==> flow/design.v <==
module Bicubic (
    input CLK,
    input RST,
    input enable,
    input [7:0] input_data,
    output logic [13:0] iaddr,
    output logic ird,
    output logic we,
    output logic [13:0] waddr,
    output logic [7:0] output_data,
    input [6:0] V0,
    input [6:0] H0,
    input [4:0] SW,
    input [4:0] SH,
    input [5:0] TW,
    input [5:0] TH,
    output logic DONE
);
parameter  IDLE=5'd0,PRE_PROCESS=5'd1,DELTA_X=5'd2,DELTA_Y=5'd3,IN16=5'd4,
           JUDGE=5'd5,Y0_ST=5'd6,Y1_ST=5'd7,Y2_ST=5'd8,Y3_ST=5'd9,X_ST=5'd10,
           Y_ST=5'd11,WRITE=5'd12,IN4=5'd13,DONE_ST=5'd14;
reg [4:0] state,next_state,cnt;
reg [6:0] q_x, q_y;
reg [7:0] win [0:15],inter [0:3],out_reg,cal_p_n1,cal_p_0,cal_p_1,
          cal_p_2,cal_result;
reg [17:0] cal_x_fp;
reg [18:0] p_x_delta, p_y_delta;
reg [24:0] p_x, p_y;        
wire x_match, y_match;
wire [24:0] x_add_delta, y_add_delta;
wire x_match_write, y_match_write;
wire x_jump_IN4;
wire [5:0] div_a=(state==DELTA_X)?SW-'d1:SH-'d1;        
wire [23:0] div_a_temp=div_a << 18;         
wire [5:0] div_b=(state==DELTA_X)?TW-'d1:TH-'d1;
wire [23:0] div_result=div_a_temp / div_b; 
assign DONE=state==DONE_ST;
assign ird='b1;
always @(posedge CLK or posedge RST) begin
    if (RST) begin
        state<=IDLE;
        cnt<=5'd0;  
    end
    else begin
        state<=next_state;
        cnt<=(state!=next_state)?5'd0:cnt+5'd1;
    end
end
always @(*) begin
    case (state)
        IDLE:next_state=(enable)?PRE_PROCESS:IDLE;
        PRE_PROCESS:next_state=DELTA_X;
        DELTA_X:next_state=(cnt==5'd5)?DELTA_Y:DELTA_X;
        DELTA_Y:next_state=(cnt==5'd5)?IN16:DELTA_Y;
        IN16:next_state=(cnt==5'd16)?JUDGE:IN16 ;         
        JUDGE:next_state=(x_match && y_match)?WRITE:(y_match)?Y_ST:(x_match)?X_ST:Y0_ST;
        Y0_ST:next_state=Y1_ST;       
        Y1_ST:next_state=Y2_ST;       
        Y2_ST:next_state=Y3_ST;       
        Y3_ST:next_state=X_ST;        
        X_ST:next_state=WRITE;        
        Y_ST:next_state=WRITE;        
        WRITE:next_state=(q_y==TH-1'd1 && q_x==TW-1'd1)?DONE_ST:(q_x==TW-1'd1)?IN16:(x_jump_IN4)?IN4:JUDGE;
        IN4:next_state=(cnt==5'd4)?JUDGE:IN4;         
        DONE_ST:next_state=IDLE;
        default:next_state=IDLE;
    endcase
end 
always @(*) begin
    case (state)
        Y0_ST:begin
            cal_x_fp=p_x[17:0];
            cal_p_n1=win[0];   
            cal_p_0=win[1];  
            cal_p_1=win[2];  
            cal_p_2=win[3];  
        end 
        Y1_ST:begin
            cal_x_fp=p_x[17:0];
            cal_p_n1=win[4];   
            cal_p_0=win[5];  
            cal_p_1=win[6];  
            cal_p_2=win[7];  
        end 
        Y2_ST:begin
            cal_x_fp=p_x[17:0];
            cal_p_n1=win[8];   
            cal_p_0=win[9];  
            cal_p_1=win[10];  
            cal_p_2=win[11];  
        end 
        Y3_ST:begin
            cal_x_fp=p_x[17:0];
            cal_p_n1=win[12];   
            cal_p_0=win[13];  
            cal_p_1=win[14];  
            cal_p_2=win[15];  
        end 
        X_ST:begin
            cal_x_fp=p_y[17:0];
            cal_p_n1=inter[0];  
            cal_p_0=inter[1];
            cal_p_1=inter[2];
            cal_p_2=inter[3];
        end 
        Y_ST:begin
            cal_x_fp=p_x[17:0];
            cal_p_n1=inter[0];  
            cal_p_0=inter[1];
            cal_p_1=inter[2];
            cal_p_2=inter[3];
        end 
        default:begin
            cal_x_fp=p_x[17:0];
            cal_p_n1=18'd0;
            cal_p_0=18'd0;
            cal_p_1=18'd0;
            cal_p_2=18'd0;
        end 
    endcase
end
always @(*) begin
    case (state)
        IN16:begin
            we=1'b0;
            output_data=8'd0;
            waddr=14'd0;
            case (cnt)
               5'd0:iaddr=(((p_x[24:18]-2'd1)<<6)+((p_x[24:18]-2'd1)<<5)+((p_x[24:18]-2'd1)<<2))+((p_y[24:18]-2'd1));
               5'd1:iaddr=(((p_x[24:18]-2'd0)<<6)+((p_x[24:18]-2'd0)<<5)+((p_x[24:18]-2'd0)<<2))+((p_y[24:18]-2'd1));
               5'd2:iaddr=(((p_x[24:18]+2'd1)<<6)+((p_x[24:18]+2'd1)<<5)+((p_x[24:18]+2'd1)<<2))+((p_y[24:18]-2'd1));
               5'd3:iaddr=(((p_x[24:18]+2'd2)<<6)+((p_x[24:18]+2'd2)<<5)+((p_x[24:18]+2'd2)<<2))+((p_y[24:18]-2'd1));
               5'd4:iaddr=(((p_x[24:18]-2'd1)<<6)+((p_x[24:18]-2'd1)<<5)+((p_x[24:18]-2'd1)<<2))+((p_y[24:18]+2'd0));
               5'd5:iaddr=(((p_x[24:18]-2'd0)<<6)+((p_x[24:18]-2'd0)<<5)+((p_x[24:18]-2'd0)<<2))+((p_y[24:18]+2'd0));
               5'd6:iaddr=(((p_x[24:18]+2'd1)<<6)+((p_x[24:18]+2'd1)<<5)+((p_x[24:18]+2'd1)<<2))+((p_y[24:18]+2'd0));
               5'd7:iaddr=(((p_x[24:18]+2'd2)<<6)+((p_x[24:18]+2'd2)<<5)+((p_x[24:18]+2'd2)<<2))+((p_y[24:18]+2'd0));
               5'd8:iaddr=(((p_x[24:18]-2'd1)<<6)+((p_x[24:18]-2'd1)<<5)+((p_x[24:18]-2'd1)<<2))+((p_y[24:18]+2'd1));
               5'd9:iaddr=(((p_x[24:18]-2'd0)<<6)+((p_x[24:18]-2'd0)<<5)+((p_x[24:18]-2'd0)<<2))+((p_y[24:18]+2'd1));
               5'd10:iaddr=(((p_x[24:18]+2'd1)<<6)+((p_x[24:18]+2'd1)<<5)+((p_x[24:18]+2'd1)<<2))+((p_y[24:18]+2'd1));
               5'd11:iaddr=(((p_x[24:18]+2'd2)<<6)+((p_x[24:18]+2'd2)<<5)+((p_x[24:18]+2'd2)<<2))+((p_y[24:18]+2'd1));
               5'd12:iaddr=(((p_x[24:18]-2'd1)<<6)+((p_x[24:18]-2'd1)<<5)+((p_x[24:18]-2'd1)<<2))+((p_y[24:18]+2'd2));
               5'd13:iaddr=(((p_x[24:18]-2'd0)<<6)+((p_x[24:18]-2'd0)<<5)+((p_x[24:18]-2'd0)<<2))+((p_y[24:18]+2'd2));
               5'd14:iaddr=(((p_x[24:18]+2'd1)<<6)+((p_x[24:18]+2'd1)<<5)+((p_x[24:18]+2'd1)<<2))+((p_y[24:18]+2'd2));
               5'd15:iaddr=(((p_x[24:18]+2'd2)<<6)+((p_x[24:18]+2'd2)<<5)+((p_x[24:18]+2'd2)<<2))+((p_y[24:18]+2'd2));
               default:iaddr=14'd0;
            endcase
        end
        IN4:begin
            we=1'b0;
            output_data=8'd0;
            waddr=14'd0;
            case (cnt)
               5'd0:iaddr=(((p_x[24:18]+2'd2)<<6)+((p_x[24:18]+2'd2)<<5)+((p_x[24:18]+2'd2)<<2))+((p_y[24:18]-2'd1));
               5'd1:iaddr=(((p_x[24:18]+2'd2)<<6)+((p_x[24:18]+2'd2)<<5)+((p_x[24:18]+2'd2)<<2))+((p_y[24:18]+2'd0));
               5'd2:iaddr=(((p_x[24:18]+2'd2)<<6)+((p_x[24:18]+2'd2)<<5)+((p_x[24:18]+2'd2)<<2))+((p_y[24:18]+2'd1));
               5'd3:iaddr=(((p_x[24:18]+2'd2)<<6)+((p_x[24:18]+2'd2)<<5)+((p_x[24:18]+2'd2)<<2))+((p_y[24:18]+2'd2));
                default:iaddr=14'd0;
            endcase
        end
        WRITE:begin
            iaddr=14'd0;
            we=1'b1;
            output_data=out_reg;
            waddr=q_x+q_y*TW;
        end
        default:begin
            output_data=8'd0;
            we=1'b0;
            iaddr=14'd0;
            waddr=14'd0;
        end 
    endcase
end
wire signed [12:0] a, b, c, d;   
assign a=- $signed({1'b0,cal_p_n1})+$signed({1'b0,cal_p_0})+$signed({1'b0,cal_p_0,1'b0}) - $signed({1'b0,cal_p_1}) - $signed({1'b0,cal_p_1,1'b0})+$signed({1'b0,cal_p_2});
assign b=$signed({1'b0,cal_p_n1,1'b0}) - $signed({1'b0,cal_p_0}) - $signed({1'b0,cal_p_0,2'b0})+$signed({1'b0,cal_p_1,2'b0}) - $signed({1'b0,cal_p_2});
assign c=- $signed({1'b0,cal_p_n1})+$signed({1'b0,cal_p_1});
assign d=$signed({1'b0,cal_p_0,1'b0});
wire [17:0] x3, x2, x1;      
wire [35:0] x2_temp,x3_temp;
assign x1=cal_x_fp;
assign x2_temp=x1 * cal_x_fp;
assign x2=x2_temp[35:18];
assign x3_temp=x2 * cal_x_fp;
assign x3=x3_temp[35:18];
wire signed [32:0] result_ext, ax, bx, cx, dx;     
assign ax=$signed(a) * $signed({1'b0,x3});
assign bx=$signed(b) * $signed({1'b0,x2});
assign cx=$signed(c) * $signed({1'b0,x1});
assign dx=$signed({d,18'd0});
assign result_ext=$signed(ax)+$signed(bx)+$signed(cx)+$signed(dx);
assign cal_result=(result_ext[32])?8'd0:(result_ext[32:18] >= 15'd511)?8'd255:result_ext[26:19]+result_ext[18];   
assign x_match=(p_x[17:13]==5'd0)||(p_x[17:13]==5'b11111);
assign y_match=(p_y[17:13]==5'd0)||(p_y[17:13]==5'b11111);
assign x_add_delta=p_x+p_x_delta;
assign y_add_delta=p_y+p_y_delta;
assign x_match_write=(x_add_delta[17:13]==5'd0)|| (x_add_delta[17:13]==5'b11111);
assign y_match_write=(y_add_delta[17:13]==5'd0)||(y_add_delta[17:13]==5'b11111);
assign x_jump_IN4=x_match_write||(x_add_delta[24:18] > p_x[24:18]);
integer i1;
always @(posedge CLK or posedge RST) begin
    if (RST) begin
        for (i1=0; i1<16; i1=i1+1) begin
            win[i1]<=8'd0;
        end
        for (i1=0; i1<4; i1=i1+1) begin
            inter[i1]<=8'd0;
        end
        out_reg<=8'd0;
        p_x_delta<=19'd0;
        p_y_delta<=19'd0;
        p_x<=25'd0;
        p_y<=25'd0;
        q_x<=25'd0;
        q_y<=25'd0;
    end
    else begin
        case (state)
            PRE_PROCESS:begin
                p_x<={H0,18'd0};
                p_y<={V0,18'd0};
                q_x<=7'd0;
                q_y<=7'd0;
            end
            DELTA_X:p_x_delta<=div_result;
            DELTA_Y:p_y_delta<=div_result;
            IN16:begin
                case (cnt)
                   5'd1:win[00]<=input_data;
                   5'd2:win[01]<=input_data;
                   5'd3:win[02]<=input_data;
                   5'd4:win[03]<=input_data;
                   5'd5:win[04]<=input_data;
                   5'd6:win[05]<=input_data;
                   5'd7:win[06]<=input_data;
                   5'd8:win[07]<=input_data;
                   5'd9:win[08]<=input_data;
                   5'd10:win[09]<=input_data;
                   5'd11:win[10]<=input_data;
                   5'd12:win[11]<=input_data;
                   5'd13:win[12]<=input_data;
                   5'd14:win[13]<=input_data;
                   5'd15:win[14]<=input_data;
                   5'd16:win[15]<=input_data;
                endcase
            end 
            JUDGE:begin
                if (next_state==WRITE) begin
                    out_reg<=win[5];
                end
                if(next_state==Y_ST) begin
                    inter[0]<=win[4];
                    inter[1]<=win[5];
                    inter[2]<=win[6];
                    inter[3]<=win[7];
                end
                else if(next_state==X_ST) begin
                    inter[0]<=win[1];
                    inter[1]<=win[5];
                    inter[2]<=win[9];
                    inter[3]<=win[13];
                end
            end
            Y0_ST:inter[0]<=cal_result;    
            Y1_ST:inter[1]<=cal_result;
            Y2_ST:inter[2]<=cal_result;
            Y3_ST:inter[3]<=cal_result;
            X_ST:out_reg<=cal_result;
            Y_ST: out_reg<=cal_result;
            WRITE:begin
                if (q_x==(TW-'d1)) begin
                    p_x<={H0,{18'd0}};
                    q_x<='d0;
                    if (y_match_write) begin
                        p_y[24:18]<=y_add_delta[24:18]+y_add_delta[17];
                        p_y[17:0]<=25'd0;                           
                    end
                    else begin
                        p_y<=y_add_delta;
                    end
                    q_y<=q_y+'d1;
                end
                else if (x_jump_IN4) begin
                    if (x_match_write) begin
                        p_x[24:18]<=x_add_delta[24:18]+x_add_delta[17];
                        p_x[17:0]<=25'd0;                           
                    end
                    else begin
                        p_x<=x_add_delta;
                    end
                    q_x<=q_x +'d1;
                end
                else begin
                    p_x<=x_add_delta;
                    q_x<=q_x +'d1;
                end
                if (x_jump_IN4) begin
                    win[00]<=win [01];
                    win[01]<=win [02];
                    win[02]<=win [03];
                    win[04]<=win [05];
                    win[05]<=win [06];
                    win[06]<=win [07];
                    win[08]<=win [09];
                    win[09]<=win [10];
                    win[10]<=win [11];
                    win[12]<=win [13];
                    win[13]<=win [14];
                    win[14]<=win [15];
                end
            end
            IN4:begin
                case (cnt)
                   5'd1:win[03]<=input_data;     
                   5'd2:win[07]<=input_data;
                   5'd3:win[11]<=input_data;
                   5'd4:win[15]<=input_data;
                endcase
            end
        endcase
    end
end
endmodule
-- From RTL to reports: Bicubic
The steps from the RTL of Bicubic to its reports follow in flow order.
Line numbers count from 1 in the design file above.
A cell with -- has no value.
- design top: Bicubic
- clock port: CLK
- cell library: sky130hd
- library corner: tt_025C_1v80

-- After elaboration
Source: Yosys, flattened and elaborated. Widths are those after wreduce. Registers that Yosys merges into a memory's read port (data or address) are not register bits. Print and check cells do not count.
- noted bits of input ports: 47
- flip-flop bits (word level) at 279
- noted elaborated cells: 310
- output and inout port bits: 39
- multipliers: 6
- div/mod/pow operators: 1
- reductions and logical operators at 44
- eq/ne operators at 65
- $lt $le $gt $ge at 2
- noted $add $sub $neg: 59
- noted muxes and demuxes: 104
- operator list (operator ; number):
    18-bit by 18-bit multiplier with 36-bit output ; 2
    13-bit by 19-bit multiplier with 32-bit output ; 3
    8-bit case mux with 2-bit select ; 21
    8-bit 2-to-1 mux ; 40
    14-bit case mux with 16-bit select ; 1
    14-bit adder ; 14
    8-bit case mux with 5-bit select ; 4
    24-bit by 6-bit divider with 24-bit output ; 1
    18-bit 2-to-1 mux ; 6
    7-bit by 6-bit multiplier with 13-bit output ; 1
    18-bit case mux with 2-bit select ; 2
    14-bit by 7-bit adder with 14-bit output ; 4
    14-bit case mux with 4-bit select ; 1
    7-bit case mux with 2-bit select ; 4
    4-bit case mux with 13-bit select ; 1
    25-bit by 19-bit adder with 25-bit output ; 2
    7-bit 2-to-1 mux ; 7
    3-bit AND reduction ; 16
    2-bit inequality test with constant B ; 23
    4-bit equality test with constant B ; 10
    5-bit by 4-bit equality test with 1-bit output with constant B ; 8
    13-bit by 9-bit adder with 13-bit output ; 3
    32-bit by 32-bit adder with 33-bit output ; 1
    33-bit by 28-bit adder with 33-bit output ; 1
    33-bit by 32-bit adder with 33-bit output ; 1
    7-bit by 32-bit equality test with 1-bit output ; 1
    5-bit logical NOT ; 6
    14-bit by 10-bit adder with 14-bit output ; 2
Not listed: further kinds 45, cells in them 95.

-- Depth
Yosys ltp: most cells in a row. Word level: on the elaborated netlist, between registers, memories and ports. Mapped: between sequential cells and ports; inverters and the memories' decode and read muxes count.
- noted depth after elaboration: 17
- ABC_AREA at 1
- mapped depth: 299
- depth with buffers taken out: 276

-- After synthesis
Source: synth_stat.txt of the flow (Yosys; design flattened, memories mapped). It holds for the ABC_AREA given above (unset counts as 0); a run with the other value may have another netlist.
- cell types (type ; number ; area in all (um^2)):
    sky130_fd_sc_hd__fa_1 ; 1220 ; 2.44E+04
    sky130_fd_sc_hd__ha_1 ; 814 ; 1.02E+04
    sky130_fd_sc_hd__inv_1 ; 2398 ; 9E+03
    sky130_fd_sc_hd__nand2_1 ; 1931 ; 7.25E+03
    sky130_fd_sc_hd__dfrtp_1 ; 279 ; 6.98E+03
    sky130_fd_sc_hd__nor2_1 ; 1035 ; 3.88E+03
    sky130_fd_sc_hd__o21ai_0 ; 457 ; 2.29E+03
    sky130_fd_sc_hd__a21oi_1 ; 431 ; 2.16E+03
    sky130_fd_sc_hd__xor2_1 ; 242 ; 2.12E+03
    sky130_fd_sc_hd__nand3_1 ; 284 ; 1.42E+03
    sky130_fd_sc_hd__clkbuf_1 ; 273 ; 1.02E+03
    sky130_fd_sc_hd__xnor2_1 ; 104 ; 910.874
    sky130_fd_sc_hd__nand4_1 ; 114 ; 713.184
    sky130_fd_sc_hd__o22ai_1 ; 113 ; 706.928
    sky130_fd_sc_hd__nand2_2 ; 108 ; 675.648
    sky130_fd_sc_hd__nor3_1 ; 101 ; 505.485
    sky130_fd_sc_hd__nand3_2 ; 46 ; 460.442
    sky130_fd_sc_hd__o221ai_1 ; 35 ; 306.544
Other cell types: 66; their cells: 632.
- cell area after synthesis: 0.0798403 mm^2
- noted flip-flop cells: 279
- buffer cells at 329
- cells in the netlist: 10617

-- Path before layout
Path of least setup slack by OpenSTA after synthesis, without wires, with an ideal clock, recovery checks aside; 20% of the period is set as input and as output delay. Where synthesis merged equal registers, the netlist keeps one of their names.
- path kind: input to register
- start point: input TW[0]
- end point: register p_y_delta[0]
- delay of the path: 37281 ps
- slack: 10718 ps
- stages at 282
- time at the first pin at 12000 ps
- data arrival time at 49165 ps
- library setup time at 116 ps
- period: 60000 ps
- noted required time: 59884 ps
- noted synthesis period reached: 49282 ps
"delay of the path" = arrival - input delay + setup time.
"stages": output pins that drive a net of the path, with the launching flip-flop's if there is one; two outputs of one cell count as two.
"synthesis period reached" = period - worst setup slack (recovery checks aside). The figure is calculated, with input and output delays left at 20% of the set period.
The rows between start and end are the longest chain of elaborated cells between them; the timing report does not say that the signal goes this way. Where chains are equally long, one stands for them.
A line is the first line of the expression or statement that the cell stems from. Yosys adds cells for indexed reads and writes and turns some case tables into memories.
- cell sequence: sky130_fd_sc_hd__buf_2 -> sky130_fd_sc_hd__inv_2 -> sky130_fd_sc_hd__ha_1 -> sky130_fd_sc_hd__xnor2_1 -> sky130_fd_sc_hd__or2_0 -> sky130_fd_sc_hd__o21ai_1 -> sky130_fd_sc_hd__inv_1 -> sky130_fd_sc_hd__nand2_1 -> sky130_fd_sc_hd__nor2_4 -> sky130_fd_sc_hd__nand3_1 -> sky130_fd_sc_hd__o21a_2 -> sky130_fd_sc_hd__ha_1 -> sky130_fd_sc_hd__a21oi_1 -> sky130_fd_sc_hd__nand2_2 -> sky130_fd_sc_hd__nand2_2 -> sky130_fd_sc_hd__o21ai_0 -> sky130_fd_sc_hd__ha_1 -> sky130_fd_sc_hd__inv_1 -> [246 not listed] -> sky130_fd_sc_hd__inv_1 -> sky130_fd_sc_hd__nand3_1 -> sky130_fd_sc_hd__nor2_2 -> sky130_fd_sc_hd__nand3_1 -> sky130_fd_sc_hd__nor2_2 -> sky130_fd_sc_hd__nand3_2 -> sky130_fd_sc_hd__buf_6 -> sky130_fd_sc_hd__nor2_1 -> sky130_fd_sc_hd__a21oi_1 -> sky130_fd_sc_hd__ha_1 -> sky130_fd_sc_hd__a21oi_1 -> sky130_fd_sc_hd__nand3_1 -> sky130_fd_sc_hd__a21oi_1 -> sky130_fd_sc_hd__nand4_1 -> sky130_fd_sc_hd__nor2_1 -> sky130_fd_sc_hd__nand3_1 -> sky130_fd_sc_hd__nand2_1 -> sky130_fd_sc_hd__nand2_1
- noted cells in the longest elaborated chain: 3
- elaborated cells on any way between the ends at 3
- ends and longest elaborated chain, post-synthesis (item ; RTL line ; source):
    start: declaration ; 15 ; input [5:0] TW,
    6-bit by 1-bit subtractor with 7-bit output ; 35 ; wire [5:0] div_b=(state==DELTA_X)?TW-'d1:TH-'d1;
    6-bit 2-to-1 mux ; 35 ;
    24-bit by 6-bit divider with 24-bit output ; 36 ; wire [23:0] div_result=div_a_temp / div_b;
    end: assignment ; 211 ; p_y_delta<=19'd0;
    end: assignment ; 226 ; DELTA_Y:p_y_delta<=div_result;
    end: declaration ; 27 ; reg [18:0] p_x_delta, p_y_delta;

-- Path in the finished layout
Path of least setup slack in the final report of entry A (OpenROAD, finished layout, wires in). Where an end is a register, its clock arrival counts in the times.
The path's times are printed in steps of 10 ps; the period is the one set.
- path kind: input to register
- start point: input TW[0]
- end point: register p_x_delta[0]
- stages at 262
- slack: 29680 ps
- noted required time: 96570 ps
- data arrival time at 66890 ps
- time at the first pin at 19220 ps
- library setup time at 110 ps
- period: 96100 ps
The rows between start and end are the longest chain of elaborated cells between them; the timing report does not say that the signal goes this way. Where chains are equally long, one stands for them.
- cell sequence: sky130_fd_sc_hd__clkdlybuf4s50_1 -> sky130_fd_sc_hd__inv_2 -> sky130_fd_sc_hd__ha_1 -> sky130_fd_sc_hd__xnor2_1 -> sky130_fd_sc_hd__or2_0 -> sky130_fd_sc_hd__o21ai_1 -> sky130_fd_sc_hd__inv_1 -> sky130_fd_sc_hd__buf_4 -> sky130_fd_sc_hd__nand2_1 -> sky130_fd_sc_hd__nor2_4 -> sky130_fd_sc_hd__nand3_1 -> sky130_fd_sc_hd__o21a_2 -> sky130_fd_sc_hd__ha_1 -> sky130_fd_sc_hd__a21oi_1 -> sky130_fd_sc_hd__nand2_2 -> sky130_fd_sc_hd__nand2_2 -> sky130_fd_sc_hd__o21ai_0 -> sky130_fd_sc_hd__ha_1 -> [226 not listed] -> sky130_fd_sc_hd__o21ai_0 -> sky130_fd_sc_hd__inv_1 -> sky130_fd_sc_hd__nand3_1 -> sky130_fd_sc_hd__nor2_2 -> sky130_fd_sc_hd__nand3_1 -> sky130_fd_sc_hd__nor2_2 -> sky130_fd_sc_hd__nand3_2 -> sky130_fd_sc_hd__nor2_1 -> sky130_fd_sc_hd__a21oi_1 -> sky130_fd_sc_hd__ha_1 -> sky130_fd_sc_hd__a21oi_1 -> sky130_fd_sc_hd__nand3_1 -> sky130_fd_sc_hd__a21oi_1 -> sky130_fd_sc_hd__nand4_1 -> sky130_fd_sc_hd__nor2_1 -> sky130_fd_sc_hd__nand3_1 -> sky130_fd_sc_hd__nand2_1 -> sky130_fd_sc_hd__nand2_1
- noted cells in the longest elaborated chain: 3
- elaborated cells on any way between the ends at 3
- ends and longest elaborated chain, after layout (item ; RTL line ; source):
    start: declaration ; 15 ; input [5:0] TW,
    6-bit by 1-bit subtractor with 7-bit output ; 35 ; wire [5:0] div_b=(state==DELTA_X)?TW-'d1:TH-'d1;
    6-bit 2-to-1 mux ; 35 ;
    24-bit by 6-bit divider with 24-bit output ; 36 ; wire [23:0] div_result=div_a_temp / div_b;
    end: assignment ; 210 ; p_x_delta<=19'd0;
    end: assignment ; 225 ; DELTA_X:p_x_delta<=div_result;
    end: declaration ; 27 ; reg [18:0] p_x_delta, p_y_delta;

Data sheet: physical implementation of Bicubic

Settings and measured results of 3 stored flow runs for module Bicubic (sky130hd), not sorted in any way. The constraints put input and output delay at 20% of the set period each and load the outputs with 0.01 pF.
"time on the worst setup path" = time allowed to the worst setup path (clock period - input delay - output delay, where it has them) - its slack; a late launch clock adds to it, a late capture clock takes from it.
"time on the worst setup path" is given in steps of 10 ps.

Entry A

==> flow/run.sh <==
#!/bin/bash
# the make line also repeats the synthesis and layout settings of config.mk as NAME=value (left out here)
make -C /OpenROAD-flow-scripts/flow DESIGN_CONFIG=/design/flow/config.mk WORK_HOME=/design/flow/orfs CLKGATE_MAP_FILE= finish
==> flow/config.mk <==
export PLATFORM = sky130hd
export DESIGN_NAME = Bicubic
export DESIGN_NICKNAME = Bicubic
export VERILOG_FILES = /design/flow/design.v
export SDC_FILE = /design/flow/constraint.sdc
export NUM_CORES = 4
export LEC_CHECK = 0
export ABC_AREA = 1
export CAP_MARGIN = 20
export CELL_PAD_IN_SITES_DETAIL_PLACEMENT = 1
export CORE_MARGIN = 5
export CORE_UTILIZATION = 40
export CTS_CLUSTER_SIZE = 40
export GPL_ROUTABILITY_DRIVEN = 1
export GPL_TIMING_DRIVEN = 1
export HOLD_SLACK_MARGIN = 0.16
export MIN_ROUTING_LAYER = met2
export SETUP_SLACK_MARGIN = -2.0
export SLEW_MARGIN = 30
==> flow/constraint.sdc <==
create_clock -name core_clock -period 96.1 [get_ports {CLK}]
set_input_delay 19.2200 -clock core_clock [delete_from_list [all_inputs] [get_ports {CLK}]]
set_output_delay 19.2200 -clock core_clock [all_outputs]
set_load 0.01 [all_outputs]

Measured in entry A:
- time on the worst setup path: 47200 ps
- type of the worst setup path: input to register
- post-route worst hold slack at 490 ps
- standard-cell area after layout: 0.0852267 mm^2
- noted the die size: 0.208634 mm^2
- chip area after synthesis (Yosys): 0.0798403 mm^2
- worst slack on setup checks: 29681 ps

Entry B

==> flow/run.sh <==
#!/bin/bash
# the make line also repeats the synthesis and layout settings of config.mk as NAME=value (left out here)
make -C /OpenROAD-flow-scripts/flow DESIGN_CONFIG=/design/flow/config.mk WORK_HOME=/design/flow/orfs CLKGATE_MAP_FILE= finish
==> flow/config.mk <==
export PLATFORM = sky130hd
export DESIGN_NAME = Bicubic
export DESIGN_NICKNAME = Bicubic
export VERILOG_FILES = /design/flow/design.v
export SDC_FILE = /design/flow/constraint.sdc
export NUM_CORES = 4
export LEC_CHECK = 0
export ABC_AREA = 1
export CAP_MARGIN = 20
export CELL_PAD_IN_SITES_DETAIL_PLACEMENT = 1
export CORE_MARGIN = 5
export CORE_UTILIZATION = 40
export CTS_CLUSTER_SIZE = 40
export GPL_ROUTABILITY_DRIVEN = 1
export GPL_TIMING_DRIVEN = 1
export HOLD_SLACK_MARGIN = 0.16
export MIN_ROUTING_LAYER = met2
export SETUP_SLACK_MARGIN = -2.0
export SLEW_MARGIN = 30
==> flow/constraint.sdc <==
create_clock -name core_clock -period 98.2 [get_ports {CLK}]
set_input_delay 19.6400 -clock core_clock [delete_from_list [all_inputs] [get_ports {CLK}]]
set_output_delay 19.6400 -clock core_clock [all_outputs]
set_load 0.01 [all_outputs]

Measured in entry B:
- chip area after synthesis (Yosys): 0.0798403 mm^2
- worst slack on setup checks: 31410 ps
- time on the worst setup path: 47150 ps
- type of the worst setup path: input to register
- post-route worst hold slack at 490 ps
- standard-cell area after layout: 0.0852855 mm^2
- noted the die size: 0.208634 mm^2

Entry C

==> flow/run.sh <==
#!/bin/bash
# the make line also repeats the synthesis and layout settings of config.mk as NAME=value (left out here)
make -C /OpenROAD-flow-scripts/flow DESIGN_CONFIG=/design/flow/config.mk WORK_HOME=/design/flow/orfs CLKGATE_MAP_FILE= finish
==> flow/config.mk <==
export PLATFORM = sky130hd
export DESIGN_NAME = Bicubic
export DESIGN_NICKNAME = Bicubic
export VERILOG_FILES = /design/flow/design.v
export SDC_FILE = /design/flow/constraint.sdc
export NUM_CORES = 4
export LEC_CHECK = 0
export CAP_MARGIN = 20
export CELL_PAD_IN_SITES_DETAIL_PLACEMENT = 1
export CORE_MARGIN = 5
export CORE_UTILIZATION = 40
export CTS_CLUSTER_SIZE = 40
export GPL_ROUTABILITY_DRIVEN = 1
export GPL_TIMING_DRIVEN = 1
export HOLD_SLACK_MARGIN = 0.16
export MIN_ROUTING_LAYER = met2
export SETUP_SLACK_MARGIN = 5.0
export SLEW_MARGIN = 20
==> flow/constraint.sdc <==
create_clock -name core_clock -period 60.0 [get_ports {CLK}]
set_input_delay 12.0000 -clock core_clock [delete_from_list [all_inputs] [get_ports {CLK}]]
set_output_delay 12.0000 -clock core_clock [all_outputs]
set_load 0.01 [all_outputs]

Measured in entry C:
- chip area after synthesis (Yosys): 0.0790646 mm^2
- time on the worst setup path: 43000 ps
- type of the worst setup path: input to register
- standard-cell area after layout: 0.0912763 mm^2
- post-route worst hold slack at 501 ps
- noted the die size: 0.206652 mm^2
- worst slack on setup checks: 4998 ps
